==> flow/design.v <==
`timescale 1ns/1ns
module alu(
    input [3:0] op,
    input [WIDTH-1:0] a,
    input [WIDTH-1:0] b,
    output reg [WIDTH-1:0] result,
    input [3:0] cc_in,
    output logic [3:0] cc_out
);
parameter WIDTH = 16;
wire a_neg = a[WIDTH-1];
wire b_neg = b[WIDTH-1];
wire result_neg = result[WIDTH-1];
wire [WIDTH-1:0] carry_in = { 15'b0, cc_in[1] };
typedef enum logic [1:0] {
    CC_WB_NONE,
    CC_WB_NZCV,
    CC_WB_NZ
} cc_wb_type;
cc_wb_type cc_wb;
always_comb begin
    cc_out = cc_in;
    cc_wb = CC_WB_NONE;
    case (op)
          4'b0000: begin
            result = a + b;
        end
          4'b0001: begin
            cc_wb = CC_WB_NZCV;
            result = a + b + carry_in;
        end
          4'b0010: begin
            cc_wb = CC_WB_NZCV;
            result = a + b + carry_in;
        end
          4'b0011: begin
            cc_wb = CC_WB_NZCV;
            result = a - b;
        end
          4'b0100: begin
            cc_wb = CC_WB_NZCV;
            result = a - b - carry_in;
        end
          4'b0101: begin
            cc_wb = CC_WB_NZ;
            result = a & b;
        end
          4'b0110: begin
            cc_wb = CC_WB_NZ;
            result = a | b;
        end
          4'b0111: begin
            cc_wb = CC_WB_NZ;
            result = a ^ b;
        end
          4'b1000: begin
            cc_wb = CC_WB_NZ;
            result = a << b;
        end
          4'b1001: begin
            cc_wb = CC_WB_NZ;
            result = a >> b;
        end
          4'b1010: begin
            cc_wb = CC_WB_NZ;
            result = $signed(a) >>> b;  
        end
          4'b1011: begin
            cc_wb = CC_WB_NZ;
            result = ($signed(a) >>> b) | (a << (WIDTH-b));  
        end
          4'b1100: result = a + b;
          4'b1101: result = a + b;
                  default: result = 16'bX;
    endcase
    if (cc_wb == CC_WB_NZ || cc_wb == CC_WB_NZCV) begin
        cc_out[3] = result_neg;
        cc_out[2] = result == 16'b0;
    end
    if (cc_wb == CC_WB_NZCV) begin
        cc_out[1] = (a_neg & b_neg) ||  
            ((a_neg ^ b_neg) && !result_neg);  
        cc_out[0] = !(a_neg ^ b_neg) && (a_neg ^ result_neg);
    end
end
endmodule
`timescale 1ns/1ns
module regfile(
    input clk,
    input rst,
    input [RADDRWIDTH-1:0] raddr_a,
    output logic [REGWIDTH-1:0] rdata_a,
    input [RADDRWIDTH-1:0] raddr_b,
    output logic [REGWIDTH-1:0] rdata_b,
    input [RADDRWIDTH-1:0] raddr_c,
    output logic [REGWIDTH-1:0] rdata_c,
    input we,
    input [RADDRWIDTH-1:0] waddr,
    input [REGWIDTH-1:0] wdata
);
parameter RADDRWIDTH = 3;
parameter REGWIDTH = 16;
reg [REGWIDTH-1:0] r[2**RADDRWIDTH-1:1];
always_comb begin
    if (raddr_a != 0)
        rdata_a = r[raddr_a];
    else
        rdata_a = 0;
    if (raddr_b != 0)
        rdata_b = r[raddr_b];
    else
        rdata_b = 0;
    if (raddr_c != 0)
        rdata_c = r[raddr_c];
    else
        rdata_c = 0;
end
always_ff @(posedge clk) begin
    if (rst) begin
        for (int i = 1; i < 2**RADDRWIDTH; i++)
            r[i] <= 0;
    end else begin
        if (we && waddr != 0) begin
            r[waddr] <= wdata;
        end
    end
end
endmodule
`timescale 1ns/1ns
module cpu(
    input clk,
    input rst,
    output [IADDRWIDTH-1:0] addr,
    input  [DWIDTH-1:0] rdata,
    output logic [DWIDTH-1:0] wdata,
    output re,
    output we
);
localparam IADDRWIDTH = 16;
localparam IWIDTH = 16;
localparam DADDRWIDTH = 16;
localparam DWIDTH = 16;
logic ifetch_active;
logic load_active;
logic store_active;
logic [IADDRWIDTH-1:0] ifetch_address;
logic [IADDRWIDTH-1:0] load_store_address;
assign addr = (load_active || store_active) ? load_store_address :
                ifetch_active ? ifetch_address : 16'dX;
wire ifetch_bus_cycle = ifetch_active && !(load_active || store_active);
assign re = ifetch_active || load_active;
assign we = store_active;
reg [IADDRWIDTH-1:0] pc;
logic [IADDRWIDTH-1:0] s1_ifetch;
logic [IADDRWIDTH-1:0] pc_next;
logic s1_ifetch_valid;
logic s2_to_s1_take_branch;
logic s2_to_s1_stall;
logic [IADDRWIDTH-1:0] s2_pc_next;
assign ifetch_address = pc_next;
always_comb begin
    if (rst) begin
        pc_next = 16'hffff;
        ifetch_active = 0;
    end else if (s2_to_s1_stall) begin
        pc_next = pc;
        ifetch_active = 1;
    end else begin
        pc_next = s2_to_s1_take_branch ? s2_pc_next : pc + 16'd1;  
        ifetch_active = 1;
    end
    s1_ifetch = rdata;  
end
always_ff @(posedge clk) begin
    pc <= pc_next;
    s1_ifetch_valid <= ifetch_bus_cycle;
end
reg [IADDRWIDTH-1:0] ir;
reg [15:0] mem_immediate;
logic [15:0] mem_immediate_next;
reg [15:0] reg_lr;
reg [15:0] reg_sp;
reg [3:0]  reg_cc;
logic [15:0] reg_lr_next;
logic [15:0] reg_sp_next;
logic [3:0]  reg_cc_next;
wire reg_cc_n = reg_cc[3];
wire reg_cc_z = reg_cc[2];
wire reg_cc_c = reg_cc[1];
wire reg_cc_v = reg_cc[0];
wire [4:0] op = ir[15:11];
wire [3:0] alu_op = ir[14:11];
wire [2:0] reg_d = ir[10:8];
wire [2:0] reg_a = ir[7:5];
wire [1:0] reg_b_addr_mode = ir[4:3];
wire [2:0] reg_b = ir[2:0];
wire [15:0] reg_b_imm = ir[3] ? { 12'b111111111111, ir[3:0] } : { 12'b0, ir[3:0] };
wire is_load = (op == 5'b01100);
wire is_store = (op == 5'b01101);
wire [3:0] branch_cc = ir[13:10];
wire [15:0] branch_short_offset = ir[9] ? { 6'b111111, ir[9:0] } : { 6'b0, ir[9:0] };
wire branch_link = ir[9];
wire branch_reg_special = ir[3];
wire [2:0] branch_reg = reg_b;
logic [15:0] reg_a_out;
logic [15:0] reg_b_out;
logic [15:0] reg_d_out;
logic [15:0] alu_a_in;
logic [15:0] alu_b_in;
logic [15:0] alu_result;
logic [3:0] alu_cc;
logic do_reg_writeback;
logic [15:0] writeback_result;
logic reg_d_special;
typedef enum logic [2:0] {
    DECODE,
    IR_IMMEDIATE,
    LS1,
    LS2,
    BRANCH_DELAY
} state_t;
state_t state;
state_t state_next;
always_comb begin
    state_next = state;
    mem_immediate_next = mem_immediate;
    reg_cc_next = reg_cc;
    reg_lr_next = reg_lr;
    reg_sp_next = reg_sp;
    reg_d_special = 1'bX;
    s2_pc_next = 16'bX;
    alu_a_in = 16'bX;
    alu_b_in = 16'bX;
    s2_to_s1_take_branch = 0;
    s2_to_s1_stall = 0;
    do_reg_writeback = 0;
    writeback_result = 16'bX;
    load_active = 0;
    store_active = 0;
    wdata = 16'bX;
    load_store_address = 16'bX;
    casez (op)
    5'b10???: begin  
        if (branch_cc != 4'b1111) begin
            case (state)
                DECODE: begin
                    s2_pc_next = pc + branch_short_offset;
                    case (branch_cc)
                          4'b0000: s2_to_s1_take_branch = reg_cc_z;
                          4'b0001: s2_to_s1_take_branch = !reg_cc_z;
                       4'b0010: s2_to_s1_take_branch = reg_cc_c;
                       4'b0011: s2_to_s1_take_branch = !reg_cc_c;
                          4'b0100: s2_to_s1_take_branch = reg_cc_n;
                          4'b0101: s2_to_s1_take_branch = !reg_cc_n;
                          4'b0110: s2_to_s1_take_branch = reg_cc_v;
                          4'b0111: s2_to_s1_take_branch = !reg_cc_v;
                          4'b1000: s2_to_s1_take_branch = reg_cc_v && !reg_cc_z;
                          4'b1001: s2_to_s1_take_branch = !reg_cc_v || reg_cc_z;
                          4'b1010: s2_to_s1_take_branch = reg_cc_n == reg_cc_v;
                          4'b1011: s2_to_s1_take_branch = reg_cc_n != reg_cc_v;
                          4'b1100: s2_to_s1_take_branch = !reg_cc_z && (reg_cc_n == reg_cc_v);
                          4'b1101: s2_to_s1_take_branch = reg_cc_z || (reg_cc_n != reg_cc_v);
                          4'b1110: s2_to_s1_take_branch = 1;
                          4'b1111: s2_to_s1_take_branch = 0;
                    endcase
                    if (s2_to_s1_take_branch) begin
                        state_next = BRANCH_DELAY;
                    end
                end
                BRANCH_DELAY: begin
                    state_next = DECODE;
                end
                default: ;
            endcase
        end else if (branch_reg_special | branch_reg != 0) begin
            case (state)
                DECODE: begin
                    if (branch_reg_special) begin
                        case (branch_reg)
                            3'd0: s2_pc_next = reg_lr;
                            3'd1: s2_pc_next = reg_sp;
                            default: s2_pc_next = pc;  
                        endcase
                    end else begin
                        s2_pc_next = reg_b_out;
                    end
                    s2_to_s1_take_branch = 1;
                    state_next = BRANCH_DELAY;
                    if (branch_link) begin
                       reg_lr_next = pc;
                    end
                end
                BRANCH_DELAY: begin
                    state_next = DECODE;
                end
                default: ;
            endcase
        end else begin
            case (state)
                DECODE: begin
                    state_next = IR_IMMEDIATE;
                    mem_immediate_next = s1_ifetch;
                end
                IR_IMMEDIATE: begin
                    s2_pc_next = pc + mem_immediate;
                    s2_to_s1_take_branch = 1;
                    state_next = BRANCH_DELAY;
                    if (branch_link) begin
                       reg_lr_next = pc;
                    end
                end
                BRANCH_DELAY: begin
                    state_next = DECODE;
                end
                default: ;
            endcase
        end
    end  
    5'b00???,
    5'b010??: begin  
        alu_a_in = reg_a_out;
        writeback_result = alu_result;
        casez (reg_b_addr_mode)
            2'b0?: begin  
                alu_b_in = reg_b_imm;
                do_reg_writeback = 1;
                reg_cc_next = alu_cc;
            end
            2'b10: begin  
                alu_b_in = reg_b_out;
                do_reg_writeback = 1;
                reg_cc_next = alu_cc;
            end
            2'b11: begin  
                if (ir[2]) begin
                    case (state)
                        DECODE: begin
                            state_next = IR_IMMEDIATE;
                            mem_immediate_next = s1_ifetch;
                        end
                        IR_IMMEDIATE: begin
                            state_next = DECODE;
                            alu_b_in = mem_immediate;
                        end
                        default: ;
                    endcase
                end else begin
                    alu_b_in = 16'd0;
                end
                if (state_next == DECODE) begin
                    do_reg_writeback = 1;
                    reg_cc_next = alu_cc;
                    if (ir[1]) begin
                        do_reg_writeback = 0;
                        case (reg_d)
                            3'd0: reg_lr_next = alu_result;
                            3'd1: reg_sp_next = alu_result;
                            default: ;  
                        endcase
                    end
                    if (ir[0]) begin
                        case (reg_a)
                            3'd0: alu_a_in = reg_lr;
                            3'd1: alu_a_in = reg_sp;
                            default: alu_a_in = 16'd0;  
                        endcase
                    end
                end
            end
        endcase
    end  
    5'b0110?: begin  
        alu_a_in = reg_a_out;
        reg_d_special = 0;
        casez (reg_b_addr_mode)
            2'b0?: begin  
                alu_b_in = reg_b_imm;
            end
            2'b10: begin  
                alu_b_in = reg_b_out;
            end
            2'b11: begin  
                if (ir[2]) begin
                    case (state)
                        DECODE: begin
                            state_next = IR_IMMEDIATE;
                            mem_immediate_next = s1_ifetch;
                        end
                        IR_IMMEDIATE: begin
                            state_next = DECODE;
                            alu_b_in = mem_immediate;
                        end
                        default: ;
                    endcase
                end else begin
                    alu_b_in = 16'd0;
                end
                if (ir[1]) begin
                    reg_d_special = 1;
                end
                if (ir[0]) begin
                    case (reg_a)
                        3'd0: alu_a_in = reg_lr;
                        3'd1: alu_a_in = reg_sp;
                        default: alu_a_in = 16'd0;  
                    endcase
                end
            end
        endcase
        if (is_load) begin
            if (state_next != IR_IMMEDIATE) begin
                case (state)
                    IR_IMMEDIATE, DECODE: begin
                        state_next = LS1;
                        load_store_address = alu_result;
                        load_active = 1;
                        s2_to_s1_stall = 1;
                    end
                    LS1: begin
                        state_next = LS2;
                        s2_to_s1_stall = 1;
                        if (reg_d_special) begin
                            case (reg_d)
                                3'd0: reg_lr_next = rdata;
                                3'd1: reg_sp_next = rdata;
                                3'd2: ;  
                                3'd3: reg_cc_next = rdata[3:0];
                                default: ;  
                            endcase
                        end else begin
                            writeback_result = rdata;
                            do_reg_writeback = 1;
                        end
                    end
                    LS2: begin
                        state_next = DECODE;
                    end
                    default: ;
                endcase
            end
        end else begin
            if (state_next != IR_IMMEDIATE) begin
                case (state)
                    IR_IMMEDIATE, DECODE: begin
                        state_next = LS1;
                        load_store_address = alu_result;
                        store_active = 1;
                        s2_to_s1_stall = 1;
                        if (reg_d_special) begin
                            case (reg_d)
                                3'd0: wdata = reg_lr;
                                3'd1: wdata = reg_sp;
                                3'd2: wdata = pc;
                                3'd3: wdata = { 12'd0, reg_cc };
                                default: wdata = 16'd0;  
                            endcase
                        end else begin
                            wdata = reg_d_out;
                        end
                    end
                    LS1: begin
                        state_next = LS2;
                        s2_to_s1_stall = 1;
                    end
                    LS2: begin
                        state_next = DECODE;
                    end
                    default: ;
                endcase
            end
            if (state_next == LS1) begin
            end
        end
    end
    5'b0111?: begin  
    end
    5'b11???: begin  
    end
    endcase
end
always_ff @(posedge clk) begin
    if (rst) begin
        ir <= 0;
        state <= DECODE;
        mem_immediate <= 0;
        reg_cc <= 0;
        reg_lr <= 0;
        reg_sp <= 0;
    end else begin
        if (state_next == DECODE) begin
            if (s1_ifetch_valid) begin
                ir <= s1_ifetch;
            end else begin
                ir <= 0;  
            end
        end
        state <= state_next;
        mem_immediate <= mem_immediate_next;
        reg_cc <= reg_cc_next;
        reg_lr <= reg_lr_next;
        reg_sp <= reg_sp_next;
    end
end
regfile regs(
    .clk(clk),
    .rst(rst),
    .raddr_a(reg_a),
    .rdata_a(reg_a_out),
    .raddr_b(reg_b),
    .rdata_b(reg_b_out),
    .raddr_c(reg_d),
    .rdata_c(reg_d_out),
    .we(do_reg_writeback),
    .waddr(reg_d),
    .wdata(writeback_result)
);
alu alu(
    .op(alu_op),
    .a(alu_a_in),
    .b(alu_b_in),
    .result(alu_result),
    .cc_in(reg_cc),
    .cc_out(alu_cc)
);
endmodule
# Reports on cpu
# Each step is given for the RTL above and for the edited RTL.
# "before" refers to lines of the RTL above, "after" to lines of the edited file.
# "delta" is "after" less "before", of the values as shown; "change_rel_pct" is that difference over "before", in percent.
# Cell names lack the library's common part.
# The mark - stands for no value.
[inputs] top="cpu" clk_port="clk" library="sky130hd" lib_corner="tt_025C_1v80"

# The edit
# The edit as a unified diff against the file above.
# This change comes from a script, not from a designer. The edited design behaves differently; no optimisation was intended.
# begin of diff
@@ -100,5 +100,5 @@
 );
 parameter RADDRWIDTH = 3;
-parameter REGWIDTH = 16;
+parameter REGWIDTH = 12;
 reg [REGWIDTH-1:0] r[2**RADDRWIDTH-1:1];
 always_comb begin
# end of diff

# Word level
# Counts by Yosys on the flattened word-level netlist (proc, flatten, opt, wreduce; memories kept). Print and check cells are left out.
# Yosys's memory passes give these memory sizes; they may raise the number of words (mostly to a power of two), join words into wider ones and drop unused or constant bits.
[bits] element="in_bits" before=18 after=18 delta=0 change_rel_pct=0.00
[bits] element="output_inout_bits" before=34 after=34 delta=0 change_rel_pct=0.00
[bits] element="ramBits" before=128 after=96 delta=-32 change_rel_pct=-25.00
[bits] element="latch_bits" before=0 after=0 delta=0
[bits] element="memories" before=1 after=1 delta=0 change_rel_pct=0.00
[bits] element="regBits" before=88 after=88 delta=0 change_rel_pct=0.00
[bits] element="rom_bits" before=0 after=0 delta=0
[classes] element="add_sub_neg" before=8 after=8 delta=0 change_rel_pct=0.00
[classes] element="logic" before=11 after=11 delta=0 change_rel_pct=0.00
[classes] element="div" before=0 after=0 delta=0
[classes] element="n_reduce_logical" before=49 after=49 delta=0 change_rel_pct=0.00
[classes] element="eq_ne" before=69 after=69 delta=0 change_rel_pct=0.00
[classes] element="cmp" before=0 after=0 delta=0
[classes] element="mux" before=148 after=148 delta=0 change_rel_pct=0.00
[classes] element="multipliers" before=0 after=0 delta=0
[classes] element="shifts" before=5 after=5 delta=0 change_rel_pct=0.00
[ops] cell="16-bit 2-to-1 mux" before=65 after=56 delta=-9 change_rel_pct=-13.85
[ops] cell="12-bit 2-to-1 mux" before=0 after=9 delta=9
[ops] cell="16-bit case mux with 2-bit select" before=8 after=7 delta=-1 change_rel_pct=-12.50
[ops] cell="12-bit case mux with 2-bit select" before=0 after=1 delta=1
# Operator kinds equal on both sides are left out: 65.

# Depth
# Depth = most cells in a row (Yosys ltp): at word level without a register or memory, in the mapped netlist without a sequential cell, where the memories' decode and read muxes count.
[depth] element="word_depth" before=19 after=19 delta=0 change_rel_pct=0.00
[depth] element="abc_area" before="0" after="0"
[depth] element="ltp_mapped" before=25 after=28 delta=3 change_rel_pct=12.00
[depth] element="depth_no_buf" before=21 after=22 delta=1 change_rel_pct=4.76

# Netlist
# The flow's flattened synthesis, as Yosys stat reports it; memories are mapped. The netlist is that of the ABC_AREA named above (0 if unset); the other value can give another one.
[synth_totals] element="flip_flops" before=229 after=197 delta=-32 change_rel_pct=-13.97
[synth_totals] element="cell_count" before=2534 after=2410 delta=-124 change_rel_pct=-4.89
[synth_totals] element="seq_area_um2" before=5865.6 after=4904.7 delta=-960.9 change_rel_pct=-16.38
[synth_totals] element="area_um2" before=21725.8 after=19543.7 delta=-2182.1 change_rel_pct=-10.04
[by_type] cell_type="a21oi_1" before=151 after=185 delta=34 change_rel_pct=22.52
[by_type] cell_type="edfxtp_1" before=128 after=96 delta=-32 change_rel_pct=-25.00
[by_type] cell_type="nor2_1" before=350 after=322 delta=-28 change_rel_pct=-8.00
[by_type] cell_type="o21ai_0" before=107 after=126 delta=19 change_rel_pct=17.76
[by_type] cell_type="nor3_1" before=80 after=61 delta=-19 change_rel_pct=-23.75
[by_type] cell_type="mux2i_1" before=190 after=172 delta=-18 change_rel_pct=-9.47
[by_type] cell_type="mux4_2" before=77 after=59 delta=-18 change_rel_pct=-23.38
[by_type] cell_type="nand2b_1" before=26 after=11 delta=-15 change_rel_pct=-57.69
[by_type] cell_type="o22ai_1" before=40 after=29 delta=-11 change_rel_pct=-27.50
[by_type] cell_type="mux2_2" before=20 after=10 delta=-10 change_rel_pct=-50.00
[by_type] cell_type="a2111oi_0" before=13 after=3 delta=-10 change_rel_pct=-76.92
[by_type] cell_type="and3_1" before=12 after=21 delta=9 change_rel_pct=75.00
[by_type] cell_type="o211ai_1" before=33 after=25 delta=-8 change_rel_pct=-24.24
[by_type] cell_type="nor2b_1" before=19 after=27 delta=8 change_rel_pct=42.11
[by_type] cell_type="a211o_1" before=16 after=8 delta=-8 change_rel_pct=-50.00
[by_type] cell_type="clkbuf_1" before=127 after=134 delta=7 change_rel_pct=5.51
[by_type] cell_type="and4_1" before=7 after=0 delta=-7 change_rel_pct=-100.00
[by_type] cell_type="o2111ai_1" before=4 after=10 delta=6 change_rel_pct=150.00
# Cell types equal on both sides are left out: 20.
# Not every row of either side is listed.
# By module: a second synthesis without flattening, with its own total; a netlist apart from the flattened one above.
[unflattened] element="hier_cells" before=2582 after=2420 delta=-162 change_rel_pct=-6.27
[unflattened] element="hier_area_um2" before=21511.9 after=19651.3 delta=-1860.6 change_rel_pct=-8.65
# Each row is one instance without its submodules.
[by_module_before] mod="cpu" mod_area_um2=8257.9 n_inst=1 n_cells=1144
[by_module_before] mod="regfile" mod_area_um2=7257.0 n_inst=1 n_cells=569
[by_module_before] mod="alu" mod_area_um2=5997.0 n_inst=1 n_cells=869
[by_module_after] mod="cpu" mod_area_um2=8225.4 n_inst=1 n_cells=1117
[by_module_after] mod="alu" mod_area_um2=5997.0 n_inst=1 n_cells=869
[by_module_after] mod="regfile" mod_area_um2=5429.0 n_inst=1 n_cells=434

# Path before layout
# Source: OpenSTA report_checks on the synthesized netlist (no wires, ideal clock, input and output delay 20% of the period each), path of least setup slack; recovery checks are left aside. Register names are those of the netlist, which keeps one name where synthesis merged equal registers.
[synth_path] element="path_type" before="register -> output" after="register -> output"
[synth_path] element="startpoint" before="reg (name not given)" after="reg (name not given)"
[synth_path] element="endpoint" before="out addr[15]" after="out addr[15]"
[synth_path] element="n_path_buf" before=4 after=6 delta=2 change_rel_pct=50.00
[synth_path] element="path_delay_ns" before=5.508 after=5.849 delta=0.341 change_rel_pct=6.19
[synth_path] element="launch_ns" before=0.000 after=0.000 delta=0.000
[synth_path] element="path_slack_ns" before=2.492 after=2.151 delta=-0.341
[synth_path] element="arrival_time_ns" before=5.508 after=5.849 delta=0.341 change_rel_pct=6.19
[synth_path] element="path_stages" before=25 after=27 delta=2 change_rel_pct=8.00
[synth_path] element="clock_period_ns" before=10.0 after=10.0 delta=0.0 change_rel_pct=0.00
[synth_path] element="required_time_ns" before=8.000 after=8.000 delta=0.000 change_rel_pct=0.00
[synth_path] element="period_less_setup_slack_ns" before=7.508 after=7.849 delta=0.341 change_rel_pct=4.54
# "path_delay_ns" is the arrival time less input delay plus setup time.
# At an output port there is no setup time.
# "path_stages" counts driving pins, that of a launching flip-flop among them; a cell with two outputs on the path counts twice.
# "period_less_setup_slack_ns" is the clock period less the worst setup slack; recovery checks do not enter. This is arithmetic on one report: input and output delays are still those of the set period (20% each).
[synth_between_before] cell_sequence="dfxtp_1 -> buf_6 -> and2_1 -> buf_6 -> a22o_1 -> nor3_2 -> nor2_2 -> inv_2 -> buf_2 -> clkbuf_1 -> ha_1 -> inv_1 -> fa_1 -> a21o_1 -> a211o_1 -> a211o_1 -> a41oi_1 -> xnor2_1 -> a2111oi_0 -> and4b_1 -> xnor3_1 -> nor2_1 -> nor4_2 -> nor2_1 -> a21o_1"
[synth_rtl_before] element="end, declared" line=133 source="output [IADDRWIDTH-1:0] addr,"
# before: No chain of elaborated cells between the ends is given.
[synth_between_after] cell_sequence="dfxtp_1 -> buf_6 -> buf_6 -> buf_6 -> mux2i_1 -> a22oi_1 -> nand3_1 -> and2_1 -> clkbuf_1 -> inv_2 -> buf_2 -> buf_1 -> ha_1 -> inv_1 -> fa_1 -> a21o_1 -> a211o_1 -> a221oi_1 -> o21ai_0 -> nor4_1 -> o2111ai_1 -> a2111oi_0 -> xnor2_1 -> a221o_1 -> o22ai_2 -> nand2_1 -> o21a_1"
[synth_rtl_after] element="end, declared" line=133 source="output [IADDRWIDTH-1:0] addr,"
# after: No chain of elaborated cells between the ends is given.

# Path in the finished layout
# From the final timing report of each run of pair 1: the path of least setup slack in the routed layout; clock arrival at registers is part of the times.
[layout_path] element="path_type" before="register -> output" after="register -> output"
[layout_path] element="startpoint" before="reg (name not given)" after="reg ir[15]"
[layout_path] element="endpoint" before="out addr[9]" after="out addr[14]"
[layout_path] element="arrival_time_ns" before=7.55 after=7.62 delta=0.07 change_rel_pct=0.93
[layout_path] element="launch_ns" before=0.57 after=0.47 delta=-0.10 change_rel_pct=-17.54
[layout_path] element="clock_period_ns" before=9.86 after=9.86 delta=0.00 change_rel_pct=0.00
[layout_path] element="path_stages" before=20 after=21 delta=1 change_rel_pct=5.00
[layout_path] element="n_path_buf" before=2 after=2 delta=0 change_rel_pct=0.00
[layout_path] element="path_slack_ns" before=0.34 after=0.27 delta=-0.07
[layout_path] element="required_time_ns" before=7.89 after=7.89 delta=0.00 change_rel_pct=0.00
# Between the ends stands the longest chain of elaborated cells between them, by number of cells; it is not shown to be the way that was timed. Of several equally long chains one is given.
# Each line given opens the expression or statement behind the cell; cells for indexed reads and writes are added by Yosys, which also makes memories of some case tables.
# At most two assigning lines are given for a register; there are more.
[layout_between_before] cell_sequence="dfxtp_1 -> buf_4 -> mux4_2 -> mux2i_1 -> o22a_1 -> inv_1 -> ha_1 -> inv_1 -> a221oi_1 -> o311ai_0 -> nor3_1 -> o211ai_1 -> nor3_1 -> xor2_1 -> a221oi_1 -> o2111ai_1 -> o22ai_1 -> nor2_1 -> a21o_1 -> clkdlybuf4s50_1"
[layout_rtl_before] element="end, declared" line=133 source="output [IADDRWIDTH-1:0] addr,"
# before: No chain of elaborated cells between the ends is given.
[layout_between_after] cell_sequence="dfxtp_1 -> nor4bb_4 -> buf_4 -> o311a_2 -> or2_2 -> o22ai_2 -> ha_1 -> inv_1 -> fa_1 -> o21bai_1 -> a211o_1 -> a21oi_1 -> xor2_1 -> or4b_2 -> nor4_1 -> nor4bb_1 -> xnor2_1 -> nand2_1 -> o2111ai_1 -> mux2_2 -> clkdlybuf4s50_1" elab_chain_len=14
[layout_rtl_after] element="start, declared" line=178 source="reg [IADDRWIDTH-1:0] ir;"
[layout_rtl_after] element="start, assigned" line=483 source="ir <= 0;"
[layout_rtl_after] element="start, assigned" line=492 source="ir <= s1_ifetch;"
[layout_rtl_after] element="2-bit zero test" line=242 source="casez (op)"
[layout_rtl_after] element="2-bit OR reduction" line=242
[layout_rtl_after] element="3-bit 2-to-1 mux" line=242
[layout_rtl_after] element="3-bit zero test" line=350 source="if (state_next == DECODE) begin"
[layout_rtl_after] element="16-bit 2-to-1 mux" line=350
[layout_rtl_after] element="16-bit case mux with 2-bit select" line=323 source="casez (reg_b_addr_mode)"
[layout_rtl_after] element="16-bit case mux with 2-bit select" line=242
[layout_rtl_after] element="16-bit subtractor" line=42 source="result = a - b - carry_in;"
[layout_rtl_after] element="16-bit by 1-bit subtractor with 16-bit output" line=42
[layout_rtl_after] element="16-bit case mux with 11-bit select" line=24 source="case (op)"
[layout_rtl_after] element="16-bit 2-to-1 mux" line=412 source="case (state)"
[layout_rtl_after] element="16-bit 2-to-1 mux" line=411 source="if (state_next != IR_IMMEDIATE) begin"
[layout_rtl_after] element="16-bit 2-to-1 mux" line=242
[layout_rtl_after] element="16-bit 2-to-1 mux" line=148 source="assign addr = (load_active || store_active) ? load_store_address :"
[layout_rtl_after] element="end, declared" line=133 source="output [IADDRWIDTH-1:0] addr,"

# Measured runs
# Runs of the flow (Yosys, OpenROAD) on both versions; the two runs of a pair have the same settings. The constraints put input and output delay at 20% of the set period each and load the outputs with 0.01 pF.
[flow_settings_pair_1] CORE_UTILIZATION=40 period_ns=9.86 CAP_MARGIN=20 CORE_MARGIN=2 SLEW_MARGIN=20
[measured_pair_1] element="finalUtil_pct" before=44.7 after=44.4 delta=-0.3
[measured_pair_1] element="synth_area_um2" before=21725.8 after=19543.7 delta=-2182.1 change_rel_pct=-10.04
[measured_pair_1] element="period_less_ws_ns" before=9.524 after=9.591 delta=0.067 change_rel_pct=0.70
[measured_pair_1] element="timing.setup.ws_ns" before=0.336 after=0.269 delta=-0.067
[measured_pair_1] element="final_power_mw" before=4.665 after=3.891 delta=-0.774 change_rel_pct=-16.59
[measured_pair_1] element="layout_stdcell_area_um2" before=23981.8 after=21533.2 delta=-2448.6 change_rel_pct=-10.21
[measured_pair_1] element="setupTns_ns" before=0.000 after=0.000 delta=0.000
[measured_pair_1] element="dieArea_um2" before=56195.1 after=50643.0 delta=-5552.1 change_rel_pct=-9.88
[measured_pair_1] element="final_hold_ws_ns" before=0.512 after=0.532 delta=0.020
[flow_settings_pair_2] ABC_AREA=1 CORE_UTILIZATION=46 CTS_CLUSTER_DIAMETER=340 GPL_ROUTABILITY_DRIVEN=1 GPL_TIMING_DRIVEN=1 MAX_ROUTING_LAYER="met4" PLACE_DENSITY_LB_ADDON=0.14 SETUP_SLACK_MARGIN=0.18 TNS_END_PERCENT=40 period_ns=7.09 CAP_MARGIN=20 CORE_MARGIN=2 SLEW_MARGIN=20
[measured_pair_2] element="finalUtil_pct" before=53.2 after=52.6 delta=-0.6
[measured_pair_2] element="synth_area_um2" before=22163.8 after=20169.3 delta=-1994.5 change_rel_pct=-9.00
[measured_pair_2] element="period_less_ws_ns" before=6.925 after=7.068 delta=0.143 change_rel_pct=2.06
[measured_pair_2] element="timing.setup.ws_ns" before=0.165 after=0.022 delta=-0.143
[measured_pair_2] element="final_power_mw" before=13.303 after=12.907 delta=-0.396 change_rel_pct=-2.98
[measured_pair_2] element="layout_stdcell_area_um2" before=25366.8 after=22690.5 delta=-2676.3 change_rel_pct=-10.55
[measured_pair_2] element="setupTns_ns" before=0.000 after=0.000 delta=0.000
[measured_pair_2] element="dieArea_um2" before=49954.5 after=45537.4 delta=-4417.1 change_rel_pct=-8.84
[measured_pair_2] element="final_hold_ws_ns" before=0.524 after=0.522 delta=-0.002
# By "period_less_ws_ns" is meant the clock period of the run minus its worst setup slack. This is arithmetic on one report: input and output delays are still those of the set period (20% each).
# "final_power_mw": no workload was simulated; the value follows from the tool's default switching activity.
